==> flow/design.v <==
module bufferDepth1 #(
    parameter WIDTH = 64
) (
    input clk, reset,
    input wrEnable, rdEnable,
    input [WIDTH-1:0] dataIn,
    output [WIDTH-1:0] dataOut,
    output full, empty
);
    reg [WIDTH-1:0] memory;                      
    reg fullFlag;                                
    assign full = fullFlag;
    assign empty = ~fullFlag;
    assign dataOut = memory;                     
    always @(posedge clk) begin
        if (reset) begin
            memory <= 0;
            fullFlag <= 0;
        end
        else begin
            if (wrEnable & (!fullFlag)) begin
                memory <= dataIn;
                fullFlag <= 1;
            end
            if (rdEnable & fullFlag) begin
                fullFlag <= 0;
            end
        end
    end
endmodule
module rotating_prioritizer (
    input clk, reset,
    input polarity,
    input req0, req1,
    output grant0, grant1
);
    reg grantReg0, grantReg1;
    assign grant0 = grantReg0;
    assign grant1 = grantReg1;
    reg lastGrant0, lastGrant1;
    reg reqF0, reqF1;
    reg grantF0, grantF1;
    always @(*) begin
        if (reqF0) begin
            grantF0 = 1;
            grantF1 = 0;
        end
        else begin
            grantF0 = 0;
            grantF1 = reqF1;
        end
    end
    always @(*) begin
        if (polarity) begin
            if (lastGrant1) begin
                {reqF0, reqF1} = {req0, req1};
                {grantReg0, grantReg1} = {grantF0, grantF1};              
            end
            else begin
                {reqF0, reqF1} = {req1, req0};
                {grantReg0, grantReg1} = {grantF1, grantF0};
            end
        end
        else begin  
            if (lastGrant0) begin
                {reqF0, reqF1} = {req0, req1};
                {grantReg0, grantReg1} = {grantF0, grantF1};              
            end
            else begin
                {reqF0, reqF1} = {req1, req0};
                {grantReg0, grantReg1} = {grantF1, grantF0};
            end
        end
    end
    always @(posedge clk) begin
        if (reset) begin
            lastGrant0 <= 1;  
            lastGrant1 <= 1;
        end
        else begin
            if (polarity) begin
                if (~req0 || ~req1) begin  
                    lastGrant1 <= 1;
                end
                else begin
                    if (grantReg0) begin
                        lastGrant1 <= 0;
                    end
                    if (grantReg1) begin
                        lastGrant1 <= 1;
                    end
                end
            end
            else begin  
                if (~req0 || ~req1) begin  
                    lastGrant0 <= 1;
                end
                else begin
                    if (grantReg0) begin
                        lastGrant0 <= 0;
                    end
                    if (grantReg1) begin
                        lastGrant0 <= 1;
                    end
                end
            end
        end
    end
endmodule
module cardinal_router 
#(
    parameter PACKET_SIZE = 64
)
(
    input clk, reset,                     
    output polarity,
    input cwsi,                          
    output cwri,                         
    input [PACKET_SIZE - 1:0] cwdi,      
    input ccwsi,                         
    output ccwri,                        
    input [PACKET_SIZE - 1:0] ccwdi,     
    input pesi,                          
    output peri,                         
    input [PACKET_SIZE - 1:0] pedi,      
    output cwso,                         
    input cwro,                          
    output [PACKET_SIZE - 1:0] cwdo,     
    output ccwso,                        
    input ccwro,                         
    output [PACKET_SIZE - 1:0] ccwdo,    
    output peso,                         
    input pero,                          
    output [PACKET_SIZE - 1:0] pedo      
);
    wire fullCwi0, fullCwi1, fullCcwi0, fullCcwi1, fullPei0, fullPei1;
    wire emptyCwi0, emptyCwi1, emptyCcwi0, emptyCcwi1, emptyPei0, emptyPei1;
    reg rdEnableCwi0, rdEnableCwi1, rdEnableCcwi0, rdEnableCcwi1, rdEnablePei0, rdEnablePei1;
    reg wrEnableCwi0, wrEnableCwi1, wrEnableCcwi0, wrEnableCcwi1, wrEnablePei0, wrEnablePei1;
    wire [PACKET_SIZE - 1:0] dataCwi0, dataCwi1, dataCcwi0, dataCcwi1, dataPei0, dataPei1;
    bufferDepth1 bufCwi0
    (
        .clk(clk),
        .reset(reset),
        .full(fullCwi0),
        .empty(emptyCwi0),
        .rdEnable(rdEnableCwi0),
        .wrEnable(wrEnableCwi0),
        .dataIn(cwdi),
        .dataOut(dataCwi0)
    );
    bufferDepth1 bufCwi1
    (
        .clk(clk),
        .reset(reset),
        .full(fullCwi1),
        .empty(emptyCwi1),
        .rdEnable(rdEnableCwi1),
        .wrEnable(wrEnableCwi1),
        .dataIn(cwdi),
        .dataOut(dataCwi1)
    );
    bufferDepth1 bufCcwi0
    (
        .clk(clk),
        .reset(reset),
        .full(fullCcwi0),
        .empty(emptyCcwi0),
        .rdEnable(rdEnableCcwi0),
        .wrEnable(wrEnableCcwi0),
        .dataIn(ccwdi),
        .dataOut(dataCcwi0)
    );
    bufferDepth1 bufCcwi1
    (
        .clk(clk),
        .reset(reset),
        .full(fullCcwi1),
        .empty(emptyCcwi1),
        .rdEnable(rdEnableCcwi1),
        .wrEnable(wrEnableCcwi1),
        .dataIn(ccwdi),
        .dataOut(dataCcwi1)
    );
    bufferDepth1 bufPei0
    (
        .clk(clk),
        .reset(reset),
        .full(fullPei0),
        .empty(emptyPei0),
        .rdEnable(rdEnablePei0),
        .wrEnable(wrEnablePei0),
        .dataIn(pedi),
        .dataOut(dataPei0)
    );   
    bufferDepth1 bufPei1
    (
        .clk(clk),
        .reset(reset),
        .full(fullPei1),
        .empty(emptyPei1),
        .rdEnable(rdEnablePei1),
        .wrEnable(wrEnablePei1),
        .dataIn(pedi),
        .dataOut(dataPei1)
    ); 
    wire fullCwo0, fullCwo1, fullCcwo0, fullCcwo1, fullPeo0, fullPeo1;
    wire emptyCwo0, emptyCwo1, emptyCcwo0, emptyCcwo1, emptyPeo0, emptyPeo1;
    wire rdEnableCwo0, rdEnableCwo1, rdEnableCcwo0, rdEnableCcwo1, rdEnablePeo0, rdEnablePeo1;
    reg wrEnableCwo0, wrEnableCwo1, wrEnableCcwo0, wrEnableCcwo1, wrEnablePeo0, wrEnablePeo1;
    reg [PACKET_SIZE - 1:0] dataInCwo0, dataInCwo1, dataInCcwo0, dataInCcwo1, dataInPeo0, dataInPeo1;
    wire [PACKET_SIZE - 1:0] dataOutCwo0, dataOutCwo1, dataOutCcwo0, dataOutCcwo1, dataOutPeo0, dataOutPeo1;
    bufferDepth1 bufCwo0
    (
        .clk(clk),
        .reset(reset),
        .full(fullCwo0),
        .empty(emptyCwo0),
        .rdEnable(rdEnableCwo0),
        .wrEnable(wrEnableCwo0),
        .dataIn(dataInCwo0),
        .dataOut(dataOutCwo0)
    );
    bufferDepth1 bufCwo1
    (
        .clk(clk),
        .reset(reset),
        .full(fullCwo1),
        .empty(emptyCwo1),
        .rdEnable(rdEnableCwo1),
        .wrEnable(wrEnableCwo1),
        .dataIn(dataInCwo1),
        .dataOut(dataOutCwo1)
    );
    bufferDepth1 bufCcwo0
    (
        .clk(clk),
        .reset(reset),
        .full(fullCcwo0),
        .empty(emptyCcwo0),
        .rdEnable(rdEnableCcwo0),
        .wrEnable(wrEnableCcwo0),
        .dataIn(dataInCcwo0),
        .dataOut(dataOutCcwo0)
    );
    bufferDepth1 bufCcwo1
    (
        .clk(clk),
        .reset(reset),
        .full(fullCcwo1),
        .empty(emptyCcwo1),
        .rdEnable(rdEnableCcwo1),
        .wrEnable(wrEnableCcwo1),
        .dataIn(dataInCcwo1),
        .dataOut(dataOutCcwo1)
    );
    bufferDepth1 bufPeo0
    (
        .clk(clk),
        .reset(reset),
        .full(fullPeo0),
        .empty(emptyPeo0),
        .rdEnable(rdEnablePeo0),
        .wrEnable(wrEnablePeo0),
        .dataIn(dataInPeo0),
        .dataOut(dataOutPeo0)
    );   
    bufferDepth1 bufPeo1
    (
        .clk(clk),
        .reset(reset),
        .full(fullPeo1),
        .empty(emptyPeo1),
        .rdEnable(rdEnablePeo1),
        .wrEnable(wrEnablePeo1),
        .dataIn(dataInPeo1),
        .dataOut(dataOutPeo1)
    );  
    reg reqCwiCwo, reqCwiPeo;
    reg reqCcwiCcwo, reqCcwiPeo;
    reg reqPeiCwo, reqPeiCcwo;
    wire grantCwiCwo, grantCwiPeo; 
    wire grantCcwiCcwo, grantCcwiPeo;
    wire grantPeiCwo, grantPeiCcwo;
    rotating_prioritizer arbiterCwo
    (
        .clk(clk),
        .reset(reset),
        .polarity(polarity),
        .req0(reqCwiCwo),
        .req1(reqPeiCwo),
        .grant0(grantCwiCwo),
        .grant1(grantPeiCwo)
    );
    rotating_prioritizer arbiterCcwo
    (
        .clk(clk),
        .reset(reset),
        .polarity(polarity),
        .req0(reqCcwiCcwo),
        .req1(reqPeiCcwo),
        .grant0(grantCcwiCcwo),
        .grant1(grantPeiCcwo)
    );
    rotating_prioritizer arbiterPeo
    (
        .clk(clk),
        .reset(reset),
        .polarity(polarity),
        .req0(reqCwiPeo),
        .req1(reqCcwiPeo),
        .grant0(grantCwiPeo),
        .grant1(grantCcwiPeo)
    );
    reg cwriReg, ccwriReg, periReg;
    reg cwsoReg, ccwsoReg, pesoReg;
    reg polarityReg;
    assign cwri     = cwriReg;
    assign ccwri    = ccwriReg;
    assign peri     = periReg;
    assign cwso     = cwsoReg;
    assign ccwso    = ccwsoReg;
    assign peso     = pesoReg;
    assign cwdo = (polarityReg == 0)   ? dataOutCwo1   : dataOutCwo0;
    assign ccwdo = (polarityReg == 0)  ? dataOutCcwo1  : dataOutCcwo0;  
    assign pedo = (polarityReg == 0)   ? dataOutPeo1   : dataOutPeo0; 
    assign rdEnableCwo0     = (polarityReg == 1)   ? (cwsoReg & cwro)      : 0;
    assign rdEnableCwo1     = (polarityReg == 0)   ? (cwsoReg & cwro)      : 0;
    assign rdEnableCcwo0    = (polarityReg == 1)   ? (ccwsoReg & ccwro)    : 0;  
    assign rdEnableCcwo1    = (polarityReg == 0)   ? (ccwsoReg & ccwro)    : 0;  
    assign rdEnablePeo0     = (polarityReg == 1)   ? (pesoReg & pero)      : 0;
    assign rdEnablePeo1     = (polarityReg == 0)   ? (pesoReg & pero)      : 0;  
    assign polarity = polarityReg;
    always @(posedge clk) begin
        if (reset) begin
            polarityReg <= 0;
        end
        else begin
            polarityReg <= ~polarityReg;
        end
    end
    always @(*) begin
        if(polarityReg == 0) begin
            if(emptyCwi1) begin 
                cwriReg = 1;
            end
            else begin 
                cwriReg = 0;
            end
            if(emptyCcwi1) begin 
                ccwriReg = 1;
            end
            else begin 
                ccwriReg = 0;
            end
            if(emptyPei1) begin 
                periReg = 1; 
            end
            else begin 
                periReg = 0;
            end
        end
        else begin  
            if(emptyCwi0) begin 
                cwriReg = 1;
            end
            else begin 
                cwriReg = 0;
            end
            if(emptyCcwi0) begin 
                ccwriReg = 1;
            end
            else begin 
                ccwriReg = 0;
            end
            if(emptyPei0) begin 
                periReg = 1;
            end
            else begin 
                periReg = 0;
            end
        end
    end
    always @(*) begin
        if(polarityReg == 0) begin
            wrEnableCwi0 = 0;
            wrEnableCcwi0 = 0;
            wrEnablePei0 = 0;
            if(cwsi && cwriReg) begin 
                wrEnableCwi1 = 1;
            end
            else begin 
                wrEnableCwi1 = 0;
            end
            if(ccwsi && ccwriReg) begin
                wrEnableCcwi1 = 1;
            end
            else begin 
                wrEnableCcwi1 = 0; 
            end
            if(pesi && periReg) begin 
                wrEnablePei1 = 1;
            end
            else begin 
                wrEnablePei1 = 0;   
            end
        end
        else begin
            wrEnableCwi1 = 0;
            wrEnableCcwi1 = 0;
            wrEnablePei1 = 0;
            if(cwsi && cwriReg) begin 
                wrEnableCwi0 = 1;
            end
            else begin 
                wrEnableCwi0 = 0;
            end
            if(ccwsi && ccwriReg) begin 
                wrEnableCcwi0 = 1;
            end
            else begin 
                wrEnableCcwi0 = 0; 
            end
            if(pesi && periReg) begin 
                wrEnablePei0 = 1;
            end
            else begin 
                wrEnablePei0 = 0; 
            end
        end 
    end
    always @(*) begin
        reqCwiCwo = 0;
        reqCwiPeo = 0;
        reqCcwiCcwo = 0;
        reqCcwiPeo = 0;
        reqPeiCwo = 0;
        reqPeiCcwo = 0;
        if(polarityReg == 0) begin  
            if(fullCwi0 && (dataCwi0[48] == 1) && emptyCwo0) begin 
                reqCwiCwo = 1;
            end
            if(fullCwi0 && (dataCwi0[48] == 0) && emptyPeo0) begin 
                reqCwiPeo = 1;
            end
            if(fullCcwi0 && (dataCcwi0[48] == 1) && emptyCcwo0) begin 
                reqCcwiCcwo = 1;
            end
            if(fullCcwi0 && (dataCcwi0[48] == 0) && emptyPeo0) begin 
                reqCcwiPeo = 1;
            end
            if(fullPei0 && (dataPei0[62] == 0) && emptyCwo0) begin 
                reqPeiCwo = 1;
            end
            if(fullPei0 && (dataPei0[62] == 1) && emptyCcwo0) begin 
                reqPeiCcwo = 1;
            end
        end
        else begin  
            if(fullCwi1 && (dataCwi1[48] == 1) && emptyCwo1) begin 
                reqCwiCwo = 1;
            end
            if(fullCwi1 && (dataCwi1[48] == 0) && emptyPeo1) begin 
                reqCwiPeo = 1;
            end
            if(fullCcwi1 && (dataCcwi1[48] == 1) && emptyCcwo1) begin 
                reqCcwiCcwo = 1;
            end
            if(fullCcwi1 && (dataCcwi1[48] == 0) && emptyPeo1) begin 
                reqCcwiPeo = 1;
            end
            if(fullPei1 && (dataPei1[62] == 0) && emptyCwo1) begin 
                reqPeiCwo = 1;
            end
            if(fullPei1 && (dataPei1[62] == 1) && emptyCcwo1) begin 
                reqPeiCcwo = 1;
            end
        end
    end
    always @(*) begin
        rdEnableCwi0 = 0;
        rdEnableCwi1 = 0;
        rdEnableCcwi0 = 0;
        rdEnableCcwi1 = 0;
        rdEnablePei0 = 0;
        rdEnablePei1 = 0;
        wrEnableCwo0 = 0;
        wrEnableCwo1 = 0;
        wrEnableCcwo0 = 0;
        wrEnableCcwo1 = 0;
        wrEnablePeo0 = 0;
        wrEnablePeo1 = 0;
        dataInCwo0 = 64'bx;
        dataInCwo1 = 64'bx;
        dataInCcwo0 = 64'bx;
        dataInCcwo1 = 64'bx;
        dataInPeo0 = 64'bx;
        dataInPeo1 = 64'bx;
        if(polarityReg == 0)  
        begin
            if(grantCwiCwo) begin                            
                rdEnableCwi0 = 1;
                wrEnableCwo0 = 1;
                dataInCwo0 = dataCwi0;                       
                dataInCwo0[55-:8] = dataCwi0[55-:8] >> 1;    
            end
            if(grantCwiPeo) begin
                rdEnableCwi0 = 1;
                wrEnablePeo0 = 1;
                dataInPeo0 = dataCwi0;
                dataInPeo0[55-:8] = dataCwi0[55-:8] >> 1;
            end
            if(grantCcwiCcwo) begin
                rdEnableCcwi0 = 1;
                wrEnableCcwo0 = 1;
                dataInCcwo0 = dataCcwi0;
                dataInCcwo0[55-:8] = dataCcwi0[55-:8] >> 1;
            end
            if(grantCcwiPeo) begin
                rdEnableCcwi0 = 1;
                wrEnablePeo0 = 1;
                dataInPeo0 = dataCcwi0;
                dataInPeo0[55-:8] = dataCcwi0[55-:8] >> 1;
            end
            if(grantPeiCwo) begin
                rdEnablePei0 = 1;
                wrEnableCwo0 = 1;
                dataInCwo0 = dataPei0;
                dataInCwo0[55-:8] = dataPei0[55-:8] >> 1;
            end
            if(grantPeiCcwo) begin
                rdEnablePei0 = 1;
                wrEnableCcwo0 = 1;
                dataInCcwo0 = dataPei0;
                dataInCcwo0[55-:8] = dataPei0[55-:8] >> 1;
            end
        end
        else  
        begin
            if(grantCwiCwo) begin
                rdEnableCwi1 = 1;
                wrEnableCwo1 = 1;
                dataInCwo1 = dataCwi1;
                dataInCwo1[55-:8] = dataCwi1[55-:8] >> 1;
            end
            if(grantCwiPeo) begin
                rdEnableCwi1 = 1;
                wrEnablePeo1 = 1;
                dataInPeo1 = dataCwi1;
                dataInPeo1[55-:8] = dataCwi1[55-:8] >> 1;
            end
            if(grantCcwiCcwo) begin
                rdEnableCcwi1 = 1;
                wrEnableCcwo1 = 1;
                dataInCcwo1 = dataCcwi1;
                dataInCcwo1[55-:8] = dataCcwi1[55-:8] >> 1;
            end
            if(grantCcwiPeo) begin
                rdEnableCcwi1 = 1;
                wrEnablePeo1 = 1;
                dataInPeo1 = dataCcwi1;
                dataInPeo1[55-:8] = dataCcwi1[55-:8] >> 1;
            end
            if(grantPeiCwo) begin
                rdEnablePei1 = 1;
                wrEnableCwo1 = 1;
                dataInCwo1 = dataPei1;
                dataInCwo1[55-:8] = dataPei1[55-:8] >> 1;
            end
            if(grantPeiCcwo) begin
                rdEnablePei1 = 1;
                wrEnableCcwo1 = 1;
                dataInCcwo1 = dataPei1;
                dataInCcwo1[55-:8] = dataPei1[55-:8] >> 1;
            end
        end
    end
    always @(*) begin
        cwsoReg     = (polarityReg == 0) ? (fullCwo1 & cwro)   : (fullCwo0 & cwro);
        ccwsoReg    = (polarityReg == 0) ? (fullCcwo1 & ccwro) : (fullCcwo0 & ccwro);  
        pesoReg     = (polarityReg == 0) ? (fullPeo1 & pero)   : (fullPeo0 & pero);    
    end 
endmodule 
# [Step by step through the tools: cardinal_router]
# The steps from the RTL of cardinal_router to its reports follow in flow order.
# Lines are those of the file above, counted from 1.
# Cell names lack the library's common part.
# A cell with - has no value.
[inputs] top="cardinal_router" clock_port="clk" cell_library="sky130hd" corner="tt_025C_1v80"

# [Word-level counts]
# Source: Yosys, flattened and elaborated, memories not mapped. Widths are those after wreduce. Registers that Yosys merges into a memory's read port (data or address) are not register bits. Print and check cells do not count. Equal cells are merged and count once.
[word_totals] out_inout_bits=199 input_bits=200 register_bits=787
[op_classes] mux=151 logic=52 reduce_and_logical=63
[ops] operator="two-way mux 48 bit" count=12
[ops] operator="two-way mux 64 bit" count=9
[ops] operator="two-way mux 8 bit" count=24
[ops] operator="two-way mux 1 bit" count=94
[ops] operator="AND 1 bit" count=33
[ops] operator="logical AND 1 bit" count=27
[ops] operator="OR reduction 2 bit" count=12
[ops] operator="two-way mux 2 bit" count=12
[ops] operator="NOT 1 bit" count=19
[ops] operator="zero test 1 bit" count=12
[ops] operator="AND reduction 2 bit" count=6
[ops] operator="nonzero test 3 bit" count=3
[ops] operator="logical OR 1 bit" count=3

# [Longest topological paths]
# Depth = most cells in a row (Yosys ltp): at word level without a register or memory, in the mapped netlist without a sequential cell, where the memories' decode and read muxes count.
[logic_depth] ltp_word=15 abc_area=0 depth_mapped=11 depth_no_buf=6

# [Netlist]
# The flow's flattened synthesis, as Yosys stat reports it; memories are mapped. The netlist is that of the ABC_AREA named above (0 if unset); the other value can give another one.
# Totals and module areas in this step are rounded.
[mapped] mapped_cells=3655 flip_flops=779 sequential_area_um2=16000 buffers=313 area_um2=33000
[by_type] cell_type="dfxtp_1" count=779 area_total_um2=1.56E+04
[by_type] cell_type="mux2i_1" count=321 area_total_um2=3.21E+03
[by_type] cell_type="nand2_1" count=786 area_total_um2=2950.33
[by_type] cell_type="a211oi_1" count=317 area_total_um2=2.38E+03
[by_type] cell_type="mux2_2" count=192 area_total_um2=2.16E+03
[by_type] cell_type="a21oi_1" count=394 area_total_um2=1.97E+03
[by_type] cell_type="nor2_1" count=342 area_total_um2=1.28E+03
[by_type] cell_type="clkbuf_1" count=221 area_total_um2=829.546
[by_type] cell_type="and2_1" count=64 area_total_um2=400.384
[by_type] cell_type="a221o_2" count=31 area_total_um2=349.085
[by_type] cell_type="a221o_1" count=32 area_total_um2=320.307
[by_type] cell_type="buf_2" count=57 area_total_um2=285.274
[by_type] cell_type="buf_4" count=17 area_total_um2=127.622
[by_type] cell_type="buf_6" count=6 area_total_um2=67.565
[by_type] cell_type="o21ai_0" count=12 area_total_um2=60.058
[by_type] cell_type="or2_2" count=6 area_total_um2=37.536
[by_type] cell_type="a32oi_1" count=4 area_total_um2=35.034
[by_type] cell_type="buf_1" count=9 area_total_um2=33.782
# Not listed: further types 37, cells in them 65.
# By module: a second synthesis without flattening, with its own total; a netlist apart from the flattened one above.
[hier_totals] hier_cells=4286 hier_area_um2=45000
# Each row is one instance without its submodules.
[by_module] module="bufferDepth1" mod_seq_area_um2=1300 area_um2=3100 cells=296 instances=12
[by_module] module="cardinal_router" mod_seq_area_um2=20 area_um2=7800 cells=698 instances=1
[by_module] module="rotating_prioritizer" mod_seq_area_um2=40 area_um2=110 cells=12 instances=3

# [Timing after synthesis]
# Source: OpenSTA report_checks on the synthesized netlist (no wires, ideal clock, input and output delay 20% of the period each), path of least setup slack; recovery checks are left aside. Register names are those of the netlist, which keeps one name where synthesis merged equal registers.
[synth_path] path_kind="flip-flop to output port" from="reg polarityReg" to="out ccwdo[10]" stages=7 path_delay_ns=2.173 period_ns=4.0 required_ns=3.200 launch_ns=0.000 t_arrival_ns=2.173 slack_ns=1.027 out_delay_ns=0.800 synth_period_reached_ns=2.973
# "path_delay_ns" is the arrival time less input delay plus setup time.
# At an output port there is no setup time.
# "stages": output pins that drive a net of the path, with the launching flip-flop's if there is one; two outputs of one cell count as two.
# "synth_period_reached_ns" = period - worst setup slack (recovery checks aside). The figure is calculated, with input and output delays left at 20% of the set period.
# Between the ends stands the longest chain of elaborated cells between them, by number of cells; it is not shown to be the way that was timed. Of several equally long chains one is given.
# Each line given opens the expression or statement behind the cell; cells for indexed reads and writes are added by Yosys, which also makes memories of some case tables.
[synth_via] path_cell_list="dfxtp_1 -> buf_2 -> buf_2 -> clkbuf_1 -> clkbuf_1 -> clkbuf_1 -> mux2_2" elab_chain_len=1
[synth_lines] item="from (decl)" line_no=317 source="reg polarityReg;"
[synth_lines] item="from (assign)" line_no=336 source="polarityReg <= 0;"
[synth_lines] item="from (assign)" line_no=339 source="polarityReg <= ~polarityReg;"
[synth_lines] item="two-way mux 64 bit" line_no=325 source="assign ccwdo = (polarityReg == 0)  ? dataOutCcwo1  : dataOutCcwo0;"
[synth_lines] item="to (decl)" line_no=131 source="output [PACKET_SIZE - 1:0] ccwdo,"

# [Path in the finished layout]
# From the final timing report of entry D: the path of least setup slack in the routed layout; clock arrival at registers is part of the times.
[layout_path] path_kind="flip-flop to output port" from="reg polarityReg" to="out ccwri" out_delay_ns=0.84 t_arrival_ns=3.04 slack_ns=0.34 required_ns=3.38 launch_ns=0.73 period_ns=4.22 stages=4
# Between the ends stands the longest chain of elaborated cells between them, by number of cells; it is not shown to be the way that was timed. Of several equally long chains one is given.
[layout_via] path_cell_list="dfxtp_4 -> buf_4 -> mux2i_1 -> clkdlybuf4s50_1" elab_chain_len=1
[layout_lines] item="from (decl)" line_no=317 source="reg polarityReg;"
[layout_lines] item="from (assign)" line_no=336 source="polarityReg <= 0;"
[layout_lines] item="from (assign)" line_no=339 source="polarityReg <= ~polarityReg;"
[layout_lines] item="two-way mux 1 bit" line_no=343 source="if(polarityReg == 0) begin"
[layout_lines] item="to (decl)" line_no=121 source="output ccwri,"

# cardinal_router through Yosys and OpenROAD on sky130hd: 5 stored runs, unordered, with their settings and measured results. The constraints put input and output delay at 20% of the set period each and load the outputs with 0.01 pF.
# By "timing.achieved_period_ns" is meant the clock period of the run minus its worst setup slack. This is arithmetic on one report: input and output delays are still those of the set period (20% each).
# "worstPathTime_ns" = time allowed to the worst setup path (clock period - input delay - output delay, where it has them) - its slack; a late launch clock adds to it, a late capture clock takes from it.
# "total_power_w" is the tool's figure for a default switching activity; nothing was simulated.
# Measured values are rounded.
run="entry A" settings ABC_AREA=1 CELL_PAD_IN_SITES_DETAIL_PLACEMENT=2 CELL_PAD_IN_SITES_GLOBAL_PLACEMENT=2 CORE_ASPECT_RATIO=1.39 CORE_MARGIN=6 CORE_UTILIZATION=40 HOLD_SLACK_MARGIN=0.15 MIN_ROUTING_LAYER="met2" PLACE_DENSITY_LB_ADDON=0.25 SETUP_SLACK_MARGIN=0.08 TNS_END_PERCENT=65 period_ns=6.22 CAP_MARGIN=20 SLEW_MARGIN=20
run="entry A" outcome="incomplete, clock tree synthesis halted on DPL-0033"
run="entry B" settings ABC_AREA=1 CELL_PAD_IN_SITES_DETAIL_PLACEMENT=2 CELL_PAD_IN_SITES_GLOBAL_PLACEMENT=1 CORE_ASPECT_RATIO=1.39 CORE_MARGIN=6 CORE_UTILIZATION=40 CTS_CLUSTER_SIZE=66 HOLD_SLACK_MARGIN=0.15 MIN_ROUTING_LAYER="met2" PLACE_DENSITY_LB_ADDON=0.25 SETUP_SLACK_MARGIN=0.08 TNS_END_PERCENT=65 period_ns=6.22 CAP_MARGIN=20 SLEW_MARGIN=20
run="entry B" outcome="incomplete, clock tree synthesis halted on DPL-0033"
run="entry C" settings CAP_MARGIN=10 CELL_PAD_IN_SITES_DETAIL_PLACEMENT=2 CELL_PAD_IN_SITES_GLOBAL_PLACEMENT=0 CORE_MARGIN=4 CORE_UTILIZATION=57 CTS_CLUSTER_DIAMETER=187 MIN_ROUTING_LAYER="met2" PLACE_DENSITY_LB_ADDON=0.28 period_ns=2.2 SLEW_MARGIN=20
run="entry C" outcome="incomplete, placement halted on a tool error"
run="entry D" settings CELL_PAD_IN_SITES_DETAIL_PLACEMENT=0 CORE_UTILIZATION=17 HOLD_SLACK_MARGIN=0.07 MAX_ROUTING_LAYER="met5" PLACE_DENSITY_LB_ADDON=0.27 TNS_END_PERCENT=10 period_ns=4.22 CAP_MARGIN=20 CORE_MARGIN=2 SLEW_MARGIN=20
run="entry D" results holdWs_ns=0.46 worstSetupSlack_ns=0.34 timing.setup.tns_ns=0.000 timing.achieved_period_ns=3.882 finalUtil_pct=22 worstPathTime_ns=3.04 timing.worst_path_kind="flip-flop to output port" total_power_w=0.019 layout_stdcell_area_um2=43000 design.die.area_um2=200000 synth_area_um2=33000
run="entry E" settings ABC_AREA=1 CORE_UTILIZATION=41 MAX_ROUTING_LAYER="met4" PLACE_DENSITY_LB_ADDON=0.26 period_ns=4.02 CAP_MARGIN=20 CORE_MARGIN=2 SLEW_MARGIN=20
run="entry E" results holdWs_ns=0.46 worstSetupSlack_ns=0.22 timing.setup.tns_ns=0.000 timing.achieved_period_ns=3.802 finalUtil_pct=50 worstPathTime_ns=3.00 timing.worst_path_kind="flip-flop to output port" total_power_w=0.021 layout_stdcell_area_um2=43000 design.die.area_um2=90000 synth_area_um2=36000
